==> flow/design.v <==
module alu(
input [31:0] busA,busB,		 
input [3:0]func,		 
output reg[31:0] busC,		 
output [3:0] psr		 
);
wire  neg,zero,ov;		 
wire carry;			 
wire [31:0] addition;		 
wire caover;
assign {caover,addition[30:0]}=busA[30:0]+busB[30:0]; 	 
assign {carry,addition[31]}=busA[31]+busB[31]+caover;	 
assign neg=busC[31];									 
assign ov=caover^carry;									 
assign zero=(busC==0) ? 1 : 0;							 
always@(*)
begin
case(func)
	0:busC=busA&busB;	 
	1:busC=busA|busB;	 
	2:busC=~(busA|busB);	 
	3:busC=addition;	 
	4:busC=busA;		 
	5:busC=busA&busB;	 
	6:busC=busA|busB;	 
	7:busC=~(busA|busB);	 
	8:busC=busA+busB;	 
	9:busC=busA;		 
	10:busC=busA;		 
	11:begin busC[31:13]=19'b0;busC[12:0]=busA[12:0]; end				 
	12:begin busC[12:0]=busA[12:0]; busC[31:13]= (busA[12]==1) ? 19'b1111111111111111111 : 19'b0;end 	 
	13:busC=busA+1'b1;	 
	14:busC=busA+4'b100;	 
	15:busC={busA[31],busA[31],busA[31],busA[31],busA[31],busA[31:5]};		 
	default: busC=busA;
endcase
end
assign psr = {neg,zero,ov,carry};
endmodule
		module barrel_shifter
(
	input [31:0]	data_alu, 	 
	input 		shift_right,		 
	input [4:0]	sa, 	 
	output [31:0]	z 		 
);
wire [31:0] temp_1,temp_2,temp_3,temp_4,temp_5,temp_6,temp_7,temp_8,temp_9,temp_10;
assign temp_1=data_alu<<(16*sa[4]);
assign temp_2=temp_1<<(8*sa[3]);
assign temp_3=temp_2<<(4*sa[2]);
assign temp_4=temp_3<<(2*sa[1]);
assign temp_5=temp_4<<(sa[0]);
assign temp_6=data_alu>>(16*sa[4]);
assign temp_7=temp_6>>(8*sa[3]);
assign temp_8=temp_7>>(4*sa[2]);
assign temp_9=temp_8>>(2*sa[1]);
assign temp_10=temp_9>>(sa[0]);
assign	z= (shift_right==1) ? temp_10 : temp_5;  
endmodule
module control_branch_logic(
input ir13, 
input [3:0] psr, 
input [2:0] cond, 
output reg [1:0] out 
);
parameter Next=2'b00;
parameter Jump=2'b01;
parameter Dec=2'b10;
wire n,z,v,c;
assign {n,z,v,c} = psr;  
always@(*)
	begin
		case(cond)
		0:out=Next;  
		1:if(n==1)
			out=Jump; 
		else
			out=Next;
		2:if(z==1)
			out=Jump; 
		else
			out=Next;
		3:if(v==1)
			out=Jump; 
		else
			out=Next;
		4:if(c==1)
			out=Jump; 
		else
			out=Next;
		5:if(ir13==1)
			out=Jump; 
		else
			out=Next;
		6:out=Jump; 
		7:out=Dec; 
		endcase
	end
endmodule
module control_store (
input rst,
input [10:0]	address,
output reg[40:0] mir 
);
always@(*)
begin
if (rst)
	mir=41'b10000001000000100101010010100000000000000;	
else
begin
	case(address)
0:mir=41'b10000001000000100101010010100000000000000; 
1:mir=41'b00000000000000000000000010111100000000000; 
1152:mir=41'b10010100000000000000100101011011111111111; 
1280:mir=41'b10000001000000001111000010100000000000000; 
1281:mir=41'b10010101001010100001000100000000000000000; 
1282:mir=41'b10000101000010100001000100000000000000000; 
1283:mir=41'b10000001000010100000000100011000000000000; 
1600:mir=41'b00000000000000000000000010110111001000010;
1601:mir=41'b00000010000001000000100001111011111111111;
1602:mir=41'b10010100000000100001000110000000000000000;
1603:mir=41'b00000011000010000000100001111011111111111;
1604:mir=41'b00000000000000000000000010110111001000110;
1605:mir=41'b00000010000001000000100000011011111111111;
1606:mir=41'b10010100000000100001000101100000000000000;
1607:mir=41'b00000011000010000000100000011011111111111;
1608:mir=41'b00000000000000000000000010110111001001010;
1609:mir=41'b00000010000001000000100000111011111111111;
1610:mir=41'b10010100000000100001000101100000000000000;
1611:mir=41'b00000011000010000000100000111011111111111;
1624:mir=41'b00000000000000000000000010110111001011010;
1625:mir=41'b00000010000001000000100001011011111111111;
1626:mir=41'b10010100000000100001000101100000000000000;
1627:mir=41'b00000011000010000000100001011011111111111;
1688:mir=41'b00000000000000000000000010100011010011010;
1689:mir=41'b00000010000001000000100010011011111111111;
1690:mir=41'b10010100000000100001000101100000000000000;
1691:mir=41'b00000011000010000000100010011011111111111;
1760:mir=41'b00000000000000000000000010110111011100010;
1761:mir=41'b00000010000001100000000100011000000000000;
1762:mir=41'b10010100000000100001000110000000000000000;
1763:mir=41'b00000011000010100000000100011000000000000;
1792:mir=41'b00000010000001100001000100010111100000010;
1793:mir=41'b10000101000010000000110010111011111111111;
1794:mir=41'b10010100000000100001000110000000000000000;
1795:mir=41'b00000011000010100001000100011011100000001;
1808:mir=41'b00000010000001100001000100010111100010010;
1809:mir=41'b10010100000000100101000111111000000101000;
40:mir=41'b10010100000000100101000111100000000000000;
41:mir=41'b10010100000000100101000111100000000000000;
42:mir=41'b10010100000000100101000111100000000000000;
43:mir=41'b10010100000000100101000111100000000000000;
44:mir=41'b10000100000001000000001010111011111111111;
1810:mir=41'b10010100000000100001000110000000000000000;
1811:mir=41'b00000011000010100001000100011011100010001;
1088:mir=41'b00000000000000000000000010111000000000010;
1116:mir=41'b00000000000000000000000010111000000000010;
2:mir=41'b10010100000000100001000101000000000000000;
3:mir=41'b10000100000000100001000111100000000000000;
4:mir=41'b10000100000000100001000111100000000000000;
5:mir=41'b10010100000000100101000111100000000000000;
6:mir=41'b10010100000000100101000111100000000000000;
7:mir=41'b10010100000000100101000111100000000000000;
8:mir=41'b10010101001010100101000100010100000001100;
9:mir=41'b10010101001010100101000100010100000001101;
10:mir=41'b10010101001010100101000100001000000001100;
11:mir=41'b00000000000000000000000010111011111111111;
12:mir=41'b10000001000010100000000100011000000000000;
13:mir=41'b10010101001010100101000100010100000010000;
14:mir=41'b00000000000000000000000010110000000001100;
15:mir=41'b00000000000000000000000010111011111111111;
16:mir=41'b00000000000000000000000010110100000010011;
17:mir=41'b00000000000000000000000010100100000001100;
18:mir=41'b00000000000000000000000010111011111111111;
19:mir=41'b00000000000000000000000010101100000001100;
20:mir=41'b00000000000000000000000010111011111111111;
2047:mir=41'b10000000000000100000000111011000000000000;
2046:mir=41'b11111111111111111111111111111111111111111;
default:mir=41'b10000001000000100101010010100000000000000;
endcase
end
	end
endmodule
module csai(
input ack,rst,
input [10:0] actual_addr,
output reg [10:0] next_addr
);
always@(posedge ack)
next_addr <= rst ? 11'd0:actual_addr+11'd1;
endmodule
module decoder(
input[5:0] seleccion,
output reg [37:0] habilitador
);
always@(*)
begin
	case(seleccion)
		0:habilitador=38'b00000000000000000000000000000000000000;
		1:habilitador=38'b00000000000000000000000000000000000010;
		2:habilitador=38'b00000000000000000000000000000000000100;
		3:habilitador=38'b00000000000000000000000000000000001000;
		4:habilitador=38'b00000000000000000000000000000000010000;
		5:habilitador=38'b00000000000000000000000000000000100000;
		6:habilitador=38'b00000000000000000000000000000001000000;
		7:habilitador=38'b00000000000000000000000000000010000000;
		8:habilitador=38'b00000000000000000000000000000100000000;
		9:habilitador=38'b00000000000000000000000000001000000000;
		10:habilitador=38'b00000000000000000000000000010000000000;
		11:habilitador=38'b00000000000000000000000000100000000000;
		12:habilitador=38'b00000000000000000000000001000000000000;
		13:habilitador=38'b00000000000000000000000010000000000000;
		14:habilitador=38'b00000000000000000000000100000000000000;
		15:habilitador=38'b00000000000000000000001000000000000000;
		16:habilitador=38'b00000000000000000000010000000000000000;
		17:habilitador=38'b00000000000000000000100000000000000000;
		18:habilitador=38'b00000000000000000001000000000000000000;
		19:habilitador=38'b00000000000000000010000000000000000000;
		20:habilitador=38'b00000000000000000100000000000000000000;
		21:habilitador=38'b00000000000000001000000000000000000000;
		22:habilitador=38'b00000000000000010000000000000000000000;
		23:habilitador=38'b00000000000000100000000000000000000000;
		24:habilitador=38'b00000000000001000000000000000000000000;
		25:habilitador=38'b00000000000010000000000000000000000000;
		26:habilitador=38'b00000000000100000000000000000000000000;
		27:habilitador=38'b00000000001000000000000000000000000000;
		28:habilitador=38'b00000000010000000000000000000000000000;
		29:habilitador=38'b00000000100000000000000000000000000000;
		30:habilitador=38'b00000001000000000000000000000000000000;
		31:habilitador=38'b00000010000000000000000000000000000000;
		32:habilitador=38'b00000100000000000000000000000000000000;
		33:habilitador=38'b00001000000000000000000000000000000000;
		34:habilitador=38'b00010000000000000000000000000000000000;
		35:habilitador=38'b00100000000000000000000000000000000000;
		36:habilitador=38'b01000000000000000000000000000000000000;
		37:habilitador=38'b10000000000000000000000000000000000000;
		default:habilitador=38'b00000000000000000000000000000000000000;
	endcase
end
endmodule
module m_mir(
input clk,rst,
input [40:0] in_mir, 
output reg [40:0] out_mir 
);
parameter Reset=0; 	 
parameter [40:0] Refresh=1;	 
parameter rst_mir=41'b10000001000000100101010010100000000000000; 
reg rState,sState;	 
	always@(posedge clk)
	if (rst) rState <= Reset;
	else rState <= sState;
	always @ (*)
	case (rState)
	Reset:sState=Refresh;
	Refresh:sState=Refresh; 
	default: sState = Reset;
	endcase
	always@(posedge clk)
	if (rst) out_mir<=rst_mir;
	else
	case(sState)
	Reset:begin out_mir<=rst_mir; end
	Refresh:begin out_mir<=in_mir;end
	default:begin out_mir<=rst_mir;end
	endcase
endmodule
module multiplexor #(
parameter N=4,  
parameter M=8,  
parameter P=2   
)
(
input [P-1:0]selection, 
input[M*N-1:0] datain, 
output [M-1:0] dataout 
);
wire [31:0] temp; 
assign temp= datain>>(M*selection);
assign dataout= temp;
endmodule
module mux_csa(
input [10:0] in_a, in_b, in_c,in_d, 
input [1:0]  select, 
output [10:0] out 
);
assign out=(select==2'b00)?in_a:(select==2'b01)?in_b:(select==2'b10)?in_c:in_d;
endmodule
module mux_instruction_selector #(
	parameter M=6, 
	parameter N=1 
)
(
input [N-1:0]selection,
input [M-2:0] data_1, 
input [M-1:0] data_0,
output [M-1:0] z
);
assign z=(selection==1)? data_1:data_0;
endmodule
module psr(
input ccsignal,n,z,v,c,clk,rst, 
output reg nout,zout,vout,cout
);
parameter [1:0] Reset=2'b00;  
parameter [1:0] Wait=2'b01; 
parameter [1:0] Refresh=2'b10; 
reg [1:0] rState,sState; 
	always@(posedge clk)
	if (rst) rState <= Reset;
	else rState <= sState;
	always @ (*)
	case (rState)
	Reset: sState= (!rst) ? Wait:Reset ;
	Wait:begin sState= (rst) ? Reset:(!ccsignal) ? Refresh: Wait; end
	Refresh:begin sState= rst ? Reset : ccsignal ? Wait : Refresh; end
	default: sState = Reset;
	endcase
	always@(posedge clk)
	if (rst) begin nout<=0;vout<=0;zout<=0;cout<=0;end
	else
	case(sState)
	Reset:begin nout<=0;vout<=0;zout<=0;cout<=0;end
	Wait:begin nout<=nout;vout<=vout;zout<=zout;cout<=cout;end
	Refresh:begin nout<=n;vout<=v;zout<=z;cout<=c;end
	default:begin nout<=nout;vout<=vout;zout<=zout;cout<=cout;end
	endcase
endmodule
module registro (
	input clk,writer,rst,
	input [31:0] datain,
	output [31:0] dataout
);
reg [31:0] datareg;
	assign dataout=datareg;
always@(posedge clk)
begin
	if(rst)
	 datareg<=0;
	else if(writer)
	 datareg<=datain;
end
endmodule
module shifter
(
	input[31:0]	data_alu,
	input[4:0]	bus_b,
	input[3:0]	func,
	output [31:0]z	
);
wire [4:0] w_sa;
wire w_shift_right;
shifter_control sc(
.func(func),
.bus_b(bus_b[4:0]),
.shift_right(w_shift_right),
.sa(w_sa)
);
barrel_shifter bs(
.data_alu(data_alu),
.shift_right(w_shift_right),
.sa(w_sa),
.z(z)
);
endmodule
module shifter_control 
(
	input [3:0]	func,  
	input [4:0]	bus_b,  
	output reg	shift_right,  
	output reg[4:0] sa  
);
always@(*)
begin
	case(func)
	4: 	 begin shift_right=1'b1; sa=bus_b; end 
	9: 	 begin shift_right=1'b0; sa=2; end 
	10:	 begin shift_right=1'b0; sa=10; end 
	default: begin shift_right=1'b0; sa=0; end 
	endcase
end
endmodule
module control_section(
input clk,rst,
input [31:0] ir,
input [3:0] w_psr,  
output [40:0]mir
);
wire [40:0] w_mir,w_mir_in;
wire [10:0] w_ir_addr;
wire [10:0] 
	    w_next_addr, 
	    w_cs_addr; 
wire w_ir13;  
wire [2:0] w_cond;  
wire [1:0] w_sel_csa;  
assign w_ir13=ir[13];
assign w_cond=w_mir[13:11];
assign w_ir_addr={1'b1,ir[31:30],ir[24:19],2'b00};
assign mir=w_mir;
csai csai(
.actual_addr(w_cs_addr),
.ack(clk),
.rst(rst),
.next_addr(w_next_addr)
);
control_branch_logic cbl(
.ir13(w_ir13),
.psr(w_psr),
.cond(w_cond),
.out(w_sel_csa)
);
mux_csa csa_m(
.select(w_sel_csa),
.in_a(w_next_addr),
.in_b(w_mir[10:0]),
.in_c(w_ir_addr),
.in_d(0),
.out(w_cs_addr)
);
control_store cs(
.rst(rst),
.mir(w_mir_in),
.address(w_cs_addr)
);
m_mir mmir(
.in_mir(w_mir_in),
.clk(clk),
.rst(rst),
.out_mir(w_mir)
);
endmodule
module datapath #(
parameter R=16  
)
(
input clk,rst,
input [40:0] mir,
input [31:0] data_MM,  
output [31:0]	w_ir,
		busA,
		busB,
output [7:0] data,
output [3:0] w_psr
);
wire [5:0]	w_mux_a,    
		w_mux_b,    
		w_dec_c;    
wire [3:0]	w_flags;      
wire [31:0]	w_bus_a,
		w_data_alu,
		w_data_shifter,
		w_bus_b,
		w_bus_c;      
wire [37:0]		w_writer;   
wire [(32*(R+6)-1):0] 	w_data_reg;  
wire [31:0]		w_data_ir;   
wire [4:0]		w_auxiliar_a,
			w_auxiliar_b; 
assign w_data_reg[(R+6)*32-1:(R+5)*32]=w_data_ir;
assign w_ir=w_data_ir;
assign busA = w_bus_a;
assign busB = w_bus_b;
assign w_data_reg[31:0] = 0;
	registro reg_1(
		.rst(rst),			
		.clk(clk),
		.writer(w_writer[1]),
		.datain(w_bus_c),
		.dataout(w_data_reg[32*(2)-1:32*(1)])
		);
	registro reg_2(
		.rst(rst),			
		.clk(clk),
		.writer(w_writer[2]),
		.datain(w_bus_c),
		.dataout(w_data_reg[32*(3)-1:32*(2)])
		);
	registro reg_3(
		.rst(rst),			
		.clk(clk),
		.writer(w_writer[3]),
		.datain(w_bus_c),
		.dataout(w_data_reg[32*(4)-1:32*(3)])
		);
	registro reg_4(
		.rst(rst),			
		.clk(clk),
		.writer(w_writer[4]),
		.datain(w_bus_c),
		.dataout(w_data_reg[32*(5)-1:32*(4)])
		);
	registro reg_5(
		.rst(rst),			
		.clk(clk),
		.writer(w_writer[5]),
		.datain(w_bus_c),
		.dataout(w_data_reg[32*(6)-1:32*(5)])
		);
	registro reg_6(
		.rst(rst),			
		.clk(clk),
		.writer(w_writer[6]),
		.datain(w_bus_c),
		.dataout(w_data_reg[32*(7)-1:32*(6)])
		);
	registro reg_7(
		.rst(rst),			
		.clk(clk),
		.writer(w_writer[7]),
		.datain(w_bus_c),
		.dataout(w_data_reg[32*(8)-1:32*(7)])
		);
	registro reg_8(
		.rst(rst),			
		.clk(clk),
		.writer(w_writer[8]),
		.datain(w_bus_c),
		.dataout(w_data_reg[32*(9)-1:32*(8)])
		);
	registro reg_9(
		.rst(rst),			
		.clk(clk),
		.writer(w_writer[9]),
		.datain(w_bus_c),
		.dataout(w_data_reg[32*(10)-1:32*(9)])
		);
	registro reg_10(
		.rst(rst),			
		.clk(clk),
		.writer(w_writer[10]),
		.datain(w_bus_c),
		.dataout(w_data_reg[32*(11)-1:32*(10)])
		);
	registro reg_11(
		.rst(rst),			
		.clk(clk),
		.writer(w_writer[11]),
		.datain(w_bus_c),
		.dataout(w_data_reg[32*(12)-1:32*(11)])
		);
	registro reg_12(
		.rst(rst),			
		.clk(clk),
		.writer(w_writer[12]),
		.datain(w_bus_c),
		.dataout(w_data_reg[32*(13)-1:32*(12)])
		);
	registro reg_13(
		.rst(rst),			
		.clk(clk),
		.writer(w_writer[13]),
		.datain(w_bus_c),
		.dataout(w_data_reg[32*(14)-1:32*(13)])
		);
	registro reg_14(
		.rst(rst),			
		.clk(clk),
		.writer(w_writer[14]),
		.datain(w_bus_c),
		.dataout(w_data_reg[32*(15)-1:32*(14)])
		);
	registro reg_15(
		.rst(rst),			
		.clk(clk),
		.writer(w_writer[15]),
		.datain(w_bus_c),
		.dataout(w_data_reg[32*(16)-1:32*(15)])
		);
	registro pc(
		.rst(rst),
		.clk(clk),
		.writer(w_writer[R+16]),
		.datain(w_bus_c),
		.dataout(w_data_reg[32*(R+1)-1:32*(R)])
		);
	registro temp_0(
		.rst(rst),
		.clk(clk),
		.writer(w_writer[R+1+16]),
		.datain(w_bus_c),
		.dataout(w_data_reg[32*(R+2)-1:32*(R+1)])
		);
	registro temp_1(
		.rst(rst),
		.clk(clk),
		.writer(w_writer[R+2+16]),
		.datain(w_bus_c),
		.dataout(w_data_reg[32*(R+3)-1:32*(R+2)])
		);
	registro temp_2(
		.rst(rst),
		.clk(clk),
		.writer(w_writer[R+3+16]),
		.datain(w_bus_c),
		.dataout(w_data_reg[32*(R+4)-1:32*(R+3)])
		);
	registro temp_3(
		.rst(rst),
		.clk(clk),
		.writer(w_writer[R+4+16]),
		.datain(w_bus_c),
		.dataout(w_data_reg[32*(R+5)-1:32*(R+4)])
		);
	registro ir(
		.rst(rst),	
		.clk(clk),
		.writer(w_writer[R+5+16]),
		.datain(w_bus_c),
		.dataout(w_data_ir)
		);
	mux_instruction_selector #(.M(6)) mux_is_a(
		.selection(mir[34]),
		.data_0(mir[40:35]), 
		.data_1(w_data_ir[18:14]),  
		.z(w_mux_a)
	);
	mux_instruction_selector #(.M(6)) mux_is_b(
		.selection(mir[27]),
		.data_0(mir[33:28]),
		.data_1(w_data_ir[4:0]),  
		.z(w_mux_b)
	);
	mux_instruction_selector #(.M(6)) mux_is_c(
		.selection(mir[20]),
		.data_0(mir[26:21]),
		.data_1(w_data_ir[29:25]),  
		.z(w_dec_c)
	);
	assign w_auxiliar_a = (w_mux_a<16) ? w_mux_a : w_mux_a-6'b010000;
	assign w_auxiliar_b = (w_mux_b<16) ? w_mux_b : w_mux_b-6'b010000;
	multiplexor #(
		.N(22),  
		.M(32),  
		.P(5)    
		)
	selectionA(
		.selection(w_auxiliar_a),
		.datain(w_data_reg),
		.dataout(w_bus_a)
		);
	multiplexor #(
		.N(22),  
		.M(32),  
		.P(5)    
		)
	selectionB(
		.selection(w_auxiliar_b),
		.datain(w_data_reg),
		.dataout(w_bus_b)
		);
	multiplexor #(
		.N(2),  
		.M(32),  
		.P(1)    
		)
	selectionC(
		.selection(mir[19]),
		.datain({data_MM,w_data_shifter}),
		.dataout(w_bus_c)
		);
	decoder dec_c(
		.seleccion(w_dec_c),
		.habilitador(w_writer)
		);
	alu alu_1(
		.busA(w_bus_a),
		.busB(w_bus_b), 
		.func(mir[17:14]), 
		.busC(w_data_alu), 
		.psr(w_flags) 
		);
	psr psr(
		.clk(clk),
		.rst(rst),
		.ccsignal(mir[17]|mir[16]),
		.n(w_flags[3]),
		.z(w_flags[2]),
		.v(w_flags[1]),
		.c(w_flags[0]),
		.nout(w_psr[3]),
		.zout(w_psr[2]),
		.vout(w_psr[1]),
		.cout(w_psr[0])
		);
	shifter shift(
	.data_alu(w_data_alu),
	.bus_b(w_bus_b[4:0]),
	.func(mir[17:14]),
	.z(w_data_shifter)
	);
assign data=w_data_reg[32*(3)+7:32*(3)];
endmodule
module arc_core (
	input         clk,
	input         rst,         
	input  [31:0] mem_rdata,   
	output [31:0] mem_addr,    
	output [31:0] mem_wdata,   
	output        mem_rd,
	output        mem_wr
);
wire [31:0] w_ir;
wire [40:0] w_mir;
wire [3:0]  w_psr;
wire [31:0] w_bus_a, w_bus_b;
wire [7:0]  w_data_unused;
	control_section cs(
		.rst(rst),
		.clk(clk),
		.ir(w_ir),
		.w_psr(w_psr),
		.mir(w_mir)
		);
	datapath dapa (
		.rst(rst),
		.clk(clk),
		.mir(w_mir),
		.data_MM(mem_rdata),
		.w_psr(w_psr),
		.w_ir(w_ir),
		.busA(w_bus_a),
		.busB(w_bus_b),
		.data(w_data_unused)
		);
assign mem_addr  = w_bus_a;
assign mem_wdata = w_bus_b;
assign mem_rd    = w_mir[19];
assign mem_wr    = w_mir[18];
endmodule
# Tool chain data of arc_core
# Module arc_core before and after one edit of its RTL, step after step.
# Lines under "orig" count in the file above, lines under "edited" in the edited file.
# "diff": "edited" minus "orig" as printed here. "change_rel_pct": 100 x difference / "orig".
# Operators carry their Yosys type and port widths (W data, S select, Z words).
# Library cell names are shortened.
# A cell with n/a has no value.
[design]
design = "arc_core"
clock_port = "clk"
library = "sky130hd"
corner = "tt_025C_1v80"

# Diff
# The edit as a unified diff against the file above.
# This change comes from a script, not from a designer. The edited design behaves differently; no optimisation was intended.
# begin of diff
@@ -101,5 +101,5 @@
 input rst,
 input [10:0]	address,
-output reg[40:0] mir 
+output reg[30:0] mir 
 );
 always@(*)
# end of diff

# Elaborated design
# Counts by Yosys on the flattened word-level netlist (proc, flatten, opt, wreduce; memories kept). Register bits leave out memories and registers merged into their read ports (data or address). Print and check cells are left out. Cells with the same type and inputs are merged into one.
# Yosys's memory passes give these memory sizes; they may raise the number of words (mostly to a power of two), join words into wider ones and drop unused or constant bits.
[bits]
columns = ["element", "orig", "edited", "diff", "change_rel_pct"]
rows = [
  ["ff_bits", 730, 722, -8, -1.10],
  ["mem_bits_ro", 2368, 2368, 0, 0.00],
  ["n_memories", 1, 1, 0, 0.00],
  ["input_bits", 34, 34, 0, 0.00],
  ["output_inout_bits", 66, 66, 0, 0.00],
  ["elab_cells", 201, 200, -1, -0.50],
]
[classes]
columns = ["element", "orig", "edited", "diff", "change_rel_pct"]
rows = [
  ["addsub", 9, 9, 0, 0.00],
  ["n_cmp", 2, 2, 0, 0.00],
  ["n_eq", 93, 93, 0, 0.00],
  ["n_shift", 13, 13, 0, 0.00],
  ["mux", 30, 29, -1, -3.33],
  ["logic", 5, 5, 0, 0.00],
  ["reduce_logical", 20, 20, 0, 0.00],
]
[mem_list]
columns = ["element", "orig", "edited"]
rows = [
  ["mem_shapes", "64x37 r1 w0", "64x37 r1 w0"],
]
[ops]
columns = ["operator", "orig", "edited", "diff", "change_rel_pct"]
rows = [
  ["$reduce_or A2 Y1", 7, 6, -1, -14.29],
  ["$mux W6", 3, 2, -1, -33.33],
  ["$sub A5 B5 Y5 const B", 2, 1, -1, -50.00],
  ["$pmux W41 S48", 1, 0, -1, -100.00],
  ["$reduce_or A3 Y1", 1, 2, 1, 100.00],
  ["$pmux W31 S47", 0, 1, 1, "n/a"],
  ["$sub A1 B5 Y5 const AB", 0, 1, 1, "n/a"],
  ["$eq A11 B11 Y1 const B", 41, 41, 0, 0.00],
  ["$eq A11 B4 Y1 const B", 8, 8, 0, 0.00],
  ["$eq A4 B4 Y1 const B", 8, 8, 0, 0.00],
  ["$mux W1", 8, 8, 0, 0.00],
  ["$eq A11 B5 Y1 const B", 5, 5, 0, 0.00],
  ["$eq A11 B6 Y1 const B", 5, 5, 0, 0.00],
  ["$eq A11 B3 Y1 const B", 4, 4, 0, 0.00],
  ["$eq A3 B3 Y1 const B", 4, 4, 0, 0.00],
  ["$eq A4 B3 Y1 const B", 4, 4, 0, 0.00],
  ["$pmux W1 S2", 4, 4, 0, 0.00],
  ["$eq A2 B2 Y1 const B", 3, 3, 0, 0.00],
  ["$logic_not A2 Y1", 3, 3, 0, 0.00],
  ["$mux W11", 3, 3, 0, 0.00],
  ["$reduce_or A4 Y1", 3, 3, 0, 0.00],
  ["$eq A11 B2 Y1 const B", 2, 2, 0, 0.00],
  ["$eq A2 B1 Y1 const B", 2, 2, 0, 0.00],
  ["$eq A3 B2 Y1 const B", 2, 2, 0, 0.00],
  ["$eq A4 B2 Y1 const B", 2, 2, 0, 0.00],
  ["$lt A6 B5 Y1 const B", 2, 2, 0, 0.00],
  ["$mux W2", 2, 2, 0, 0.00],
  ["$mux W5", 2, 2, 0, 0.00],
]
# Not every row of either side is listed.

# Logic depth
# Depth = most cells in a row (Yosys ltp): at word level without a register or memory, in the mapped netlist without a sequential cell, where the memories' decode and read muxes count.
[depth]
columns = ["element", "orig", "edited", "diff", "change_rel_pct"]
rows = [
  ["depth_word", 14, 14, 0, 0.00],
  ["ABC_AREA", "0", "0", "n/a", "n/a"],
  ["mapped_depth", 38, 35, -3, -7.89],
  ["depth_no_buf", 29, 27, -2, -6.90],
]

# Mapped cells and area
# Yosys stat after the flow's synthesis: flattened, memories mapped to cells. It holds for the ABC_AREA given above (unset counts as 0); a run with the other value may have another netlist.
[types]
columns = ["cell_type", "orig", "edited", "diff", "change_rel_pct"]
rows = [
  ["nand2_1", 914, 433, -481, -52.63],
  ["o21ai_0", 448, 726, 278, 62.05],
  ["nand3_1", 837, 684, -153, -18.28],
  ["o31ai_1", 129, 19, -110, -85.27],
  ["mux2i_1", 216, 111, -105, -48.61],
  ["o21ai_1", 140, 46, -94, -67.14],
  ["a21o_1", 110, 18, -92, -83.64],
  ["and3_1", 110, 24, -86, -78.18],
  ["mux4_2", 24, 88, 64, 266.67],
  ["nor2_1", 239, 190, -49, -20.50],
  ["a21oi_1", 215, 174, -41, -19.07],
  ["dfxtp_1", 681, 718, 37, 5.43],
  ["nor2b_1", 44, 72, 28, 63.64],
  ["a31oi_1", 54, 28, -26, -48.15],
  ["a311o_1", 25, 1, -24, -96.00],
  ["a311oi_1", 46, 23, -23, -50.00],
  ["buf_6", 29, 7, -22, -75.86],
  ["nand4_1", 26, 48, 22, 84.62],
]
# Not every row of either side is listed.
[mapped]
columns = ["element", "orig", "edited", "diff", "change_rel_pct"]
rows = [
  ["mapped_cells", 5876, 4890, -986, -16.78],
  ["yosys_area_mm2", 0.044594, 0.0396318, -0.0049622, -11.13],
  ["seqArea_mm2", 0.0136331, 0.0143738, 0.0007407, 5.43],
  ["ffs", 681, 718, 37, 5.43],
  ["buf_cells", 538, 461, -77, -14.31],
]
# By module: a second synthesis without flattening, with its own total; a netlist apart from the flattened one above.
[hier_totals]
columns = ["element", "orig", "edited", "diff", "change_rel_pct"]
rows = [
  ["cells_unflattened", 5124, 5066, -58, -1.13],
  ["hier_area_mm2", 0.050581, 0.0501056, -0.0004754, -0.94],
]
# Rows give one instance, submodules left out.
[modules_orig]
columns = ["module", "n_inst", "n_cells", "mod_area_mm2", "seq_area_mm2"]
rows = [
  ["registro", 21, 103, 0.0011636, 0.0006406],
  ["multiplexor", 2, 511, 0.0058869, 0],
  ["alu", 1, 853, 0.0055128, 0],
  ["barrel_shifter", 1, 469, 0.0035334, 0],
  ["control_store", 1, 311, 0.0020069, 0],
  ["m_mir", 1, 86, 0.0011036, 0.0008208],
  ["multiplexor", 1, 36, 0.0005443, 0],
  ["csai", 1, 48, 0.0004554, 0.0002202],
  ["decoder", 1, 61, 0.0003316, 0],
  ["mux_csa", 1, 13, 0.0002678, 0],
  ["psr", 1, 19, 0.000234, 0.0001401],
  ["mux_instruction_selector #(M=6)", 3, 6, 0.0000651, 0],
  ["shifter_control", 1, 10, 0.0000963, 0],
  ["control_branch_logic", 1, 9, 0.0000601, 0],
]
# orig: Modules not listed: 4.
[modules_edited]
columns = ["module", "n_inst", "n_cells", "mod_area_mm2", "seq_area_mm2"]
rows = [
  ["registro", 21, 103, 0.0011636, 0.0006406],
  ["multiplexor", 2, 511, 0.0058869, 0],
  ["alu", 1, 829, 0.0052701, 0],
  ["barrel_shifter", 1, 469, 0.0035334, 0],
  ["control_store", 1, 277, 0.0017742, 0],
  ["m_mir", 1, 86, 0.0011036, 0.0008208],
  ["multiplexor", 1, 36, 0.0005443, 0],
  ["csai", 1, 48, 0.0004554, 0.0002202],
  ["decoder", 1, 61, 0.0003316, 0],
  ["mux_csa", 1, 13, 0.0002678, 0],
  ["psr", 1, 19, 0.000234, 0.0001401],
  ["mux_instruction_selector #(M=6)", 3, 6, 0.0000651, 0],
  ["shifter_control", 1, 10, 0.0000963, 0],
  ["control_branch_logic", 1, 9, 0.0000601, 0],
]
# edited: Modules not listed: 4.

# Path before layout
# Source: OpenSTA report_checks on the synthesized netlist (no wires, ideal clock, input and output delay 20% of the period each), path of least setup slack; recovery checks are left aside. Register names are those of the netlist, which keeps one name where synthesis merged equal registers.
[synth_path]
columns = ["element", "orig", "edited", "diff", "change_rel_pct"]
rows = [
  ["path_type", "reg-to-reg", "reg-to-reg", "n/a", "n/a"],
  ["from", "register cs.mmir.out_mir[39]", "register cs.mmir.out_mir[27]", "n/a", "n/a"],
  ["to", "register dapa.reg_9.datareg[17]", "register dapa.pc.datareg[23]", "n/a", "n/a"],
  ["clock_period_ps", 12000, 12000, 0, 0.00],
  ["setup_time_ps", 127, 122, -5, "n/a"],
  ["launch_ps", 0, 0, 0, "n/a"],
  ["arrival_ps", 7928, 7588, -340, -4.29],
  ["required_ps", 11873, 11878, 5, 0.04],
  ["setup_slack_ps", 3945, 4290, 345, "n/a"],
  ["delay_ps", 8055, 7710, -345, -4.28],
  ["stages", 36, 36, 0, 0.00],
  ["n_path_buf", 9, 9, 0, 0.00],
  ["synth_period_reached_ps", 8055, 7710, -345, -4.28],
]
# "delay_ps" is the arrival time less input delay plus setup time.
# "stages" counts driving pins, that of a launching flip-flop among them; a cell with two outputs on the path counts twice.
# "synth_period_reached_ps" = period - worst setup slack (recovery checks aside). The figure is calculated, with input and output delays left at 20% of the set period.
# At most two assigning lines are given for a register; there are more.
[synth_between_orig]
cell_sequence = "dfxtp_1 buf_2 buf_4 buf_2 mux2_2 buf_4 clkbuf_1 buf_1 buf_1 buf_1 nand2_1 nand3_1 a21oi_1 o41ai_1 ha_1 nand3_1 nand4b_1 a211o_1 a21oi_1 o211ai_1 a21boi_0 o21a_1 nor2_1 fa_1 o221a_2 nand2_1 a211oi_1 a32oi_1 o31ai_1 mux2i_4 mux2i_2 o22ai_1 o21bai_1 a311oi_2 buf_2 o21ai_0"
[synth_rtl_orig]
columns = ["element", "line_no", "text"]
rows = [
  ["start, declared", 244, "output reg [40:0] out_mir"],
  ["start, assigned", 260, "if (rst) out_mir<=rst_mir;"],
  ["start, assigned", 263, "Reset:begin out_mir<=rst_mir; end"],
  ["end, assigned", 339, "datareg<=0;"],
  ["end, assigned", 341, "datareg<=datain;"],
  ["end, declared", 334, "reg [31:0] datareg;"],
]
# orig: No chain of elaborated cells between the ends is given.
# Some nets on the timed path still bear RTL names; the line given drives or declares the net.
[synth_nets_orig]
columns = ["signal", "line_no", "text"]
rows = [
  ["mem_wdata[10]", 279, "assign temp= datain>>(M*selection);"],
]
[synth_between_edited]
cell_sequence = "dfxtp_1 buf_6 mux2_4 buf_6 buf_4 buf_4 buf_1 clkbuf_1 buf_1 mux2i_1 o21ai_0 nand2_1 a41oi_1 inv_1 ha_1 clkbuf_1 a21oi_1 o21a_1 and2_1 a211o_1 a31o_2 nand2_1 a21o_1 a21oi_1 fa_1 nor2_1 a2111oi_0 o211a_1 o21ai_0 o21ai_1 o21ai_1 a221o_1 a221o_1 o221ai_2 buf_6 o21ai_1"
[synth_rtl_edited]
columns = ["element", "line_no", "text"]
rows = [
  ["start, declared", 244, "output reg [40:0] out_mir"],
  ["start, assigned", 260, "if (rst) out_mir<=rst_mir;"],
  ["start, assigned", 263, "Reset:begin out_mir<=rst_mir; end"],
  ["end, assigned", 339, "datareg<=0;"],
  ["end, assigned", 341, "datareg<=datain;"],
  ["end, declared", 334, "reg [31:0] datareg;"],
]
# edited: No chain of elaborated cells between the ends is given.
[synth_nets_edited]
columns = ["signal", "line_no", "text"]
rows = [
  ["mem_wdata[12]", 279, "assign temp= datain>>(M*selection);"],
]

# Worst path after layout
# From the final timing report of the runs of pair 1: the path of least setup slack in the routed layout; clock arrival at registers is part of the times.
# The report prints the path's times to 10 ps; the period is as set.
[layout_path]
columns = ["element", "orig", "edited", "diff", "change_rel_pct"]
rows = [
  ["path_type", "reg-to-reg", "reg-to-reg", "n/a", "n/a"],
  ["from", "register cs.mmir.out_mir[27]", "register dapa.ir.datareg[0]", "n/a", "n/a"],
  ["to", "register dapa.reg_3.datareg[26]", "register dapa.reg_5.datareg[23]", "n/a", "n/a"],
  ["clock_period_ps", 11300, 11300, 0, 0.00],
  ["setup_time_ps", 90, 160, 70, "n/a"],
  ["launch_ps", 680, 610, -70, -10.29],
  ["arrival_ps", 10970, 10270, -700, -6.38],
  ["required_ps", 11880, 11750, -130, -1.09],
  ["setup_slack_ps", 920, 1480, 560, "n/a"],
  ["stages", 30, 28, -2, -6.67],
  ["n_path_buf", 1, 1, 0, 0.00],
]
# At most two assigning lines are given for a register; there are more.
[layout_between_orig]
cell_sequence = "dfxtp_1 mux2i_4 buf_4 nand2_1 a21oi_1 a211oi_1 nor3_1 a21o_1 ha_1 a211oi_1 o21ai_0 nand4b_1 a211o_1 a21oi_1 o211ai_1 a21boi_0 o21a_1 nor2_1 fa_1 o221a_2 nand2_1 a211oi_1 a32oi_1 o31ai_1 mux2i_4 mux2i_2 o22ai_1 a211oi_1 a211o_1 o21ai_0"
[layout_rtl_orig]
columns = ["element", "line_no", "text"]
rows = [
  ["start, declared", 244, "output reg [40:0] out_mir"],
  ["start, assigned", 260, "if (rst) out_mir<=rst_mir;"],
  ["start, assigned", 263, "Reset:begin out_mir<=rst_mir; end"],
  ["end, assigned", 339, "datareg<=0;"],
  ["end, assigned", 341, "datareg<=datain;"],
  ["end, declared", 334, "reg [31:0] datareg;"],
]
# orig: No chain of elaborated cells between the ends is given.
[layout_between_edited]
cell_sequence = "dfxtp_1 mux2_8 buf_4 mux2i_1 a221oi_1 o21ai_0 a41oi_1 inv_1 ha_1 a21oi_1 o21a_1 and2_1 a211o_1 a31o_2 nand2_1 a21o_1 a21oi_1 fa_1 nor2_1 a2111oi_0 o211a_1 o21ai_0 o21ai_1 o21ai_1 a221o_1 a221o_1 o221ai_2 o21ai_0"
[layout_rtl_edited]
columns = ["element", "line_no", "text"]
rows = [
  ["start, declared", 334, "reg [31:0] datareg;"],
  ["start, assigned", 339, "datareg<=0;"],
  ["start, assigned", 341, "datareg<=datain;"],
  ["end, assigned", 339, ""],
  ["end, assigned", 341, ""],
  ["end, declared", 334, ""],
]
# edited: No chain of elaborated cells between the ends is given.

# Measured runs
# Runs of the flow (Yosys, OpenROAD) on both versions; the two runs of a pair have the same settings. The constraints put input and output delay at 20% of the set period each and load the outputs with 0.01 pF.
[settings_pair_1]
CORE_UTILIZATION = 40
period_ns = 11.3
CAP_MARGIN = 20
CORE_MARGIN = 2
SLEW_MARGIN = 20
[results_pair_1]
columns = ["element", "orig", "edited", "diff", "change_rel_pct"]
rows = [
  ["synthArea_mm2", 0.044594, 0.0396318, -0.0049622, -11.13],
  ["total_die_area_mm2", 0.114173, 0.101614, -0.012559, -11.00],
  ["final_cell_area_mm2", 0.0496013, 0.0439421, -0.0056592, -11.41],
  ["utilization_pct", 44.8, 44.7, -0.1, "n/a"],
  ["setup_worst_slack_ps", 916, 1483, 567, "n/a"],
  ["tns_setup_ps", 0, 0, 0, "n/a"],
  ["hold_ws_ps", 468, 456, -12, "n/a"],
  ["totalPower_mw", 7.542, 7.219, -0.323, -4.28],
]
[settings_pair_2]
ABC_AREA = 0
CELL_PAD_IN_SITES_DETAIL_PLACEMENT = 0
CORE_MARGIN = 2
CORE_UTILIZATION = 27
GPL_TIMING_DRIVEN = 1
MAX_ROUTING_LAYER = "met4"
PLACE_DENSITY = 0.41
SETUP_SLACK_MARGIN = 1.1
period_ns = 7.33
CAP_MARGIN = 20
SLEW_MARGIN = 20
[results_pair_2]
columns = ["element", "orig", "edited", "diff", "change_rel_pct"]
rows = [
  ["synthArea_mm2", 0.044594, 0.0396318, -0.0049622, -11.13],
  ["total_die_area_mm2", 0.168428, 0.149866, -0.018562, -11.02],
  ["final_cell_area_mm2", 0.0612162, 0.0505059, -0.0107103, -17.50],
  ["utilization_pct", 37.2, 34.7, -2.5, "n/a"],
  ["setup_worst_slack_ps", -98, 256, 354, "n/a"],
  ["tns_setup_ps", -2947, 0, 2947, "n/a"],
  ["hold_ws_ps", 467, 455, -12, "n/a"],
  ["totalPower_mw", 13.588, 12.275, -1.313, -9.66],
]
# "totalPower_mw" rests on the timing tool's default activity at the inputs, not on a simulated workload.
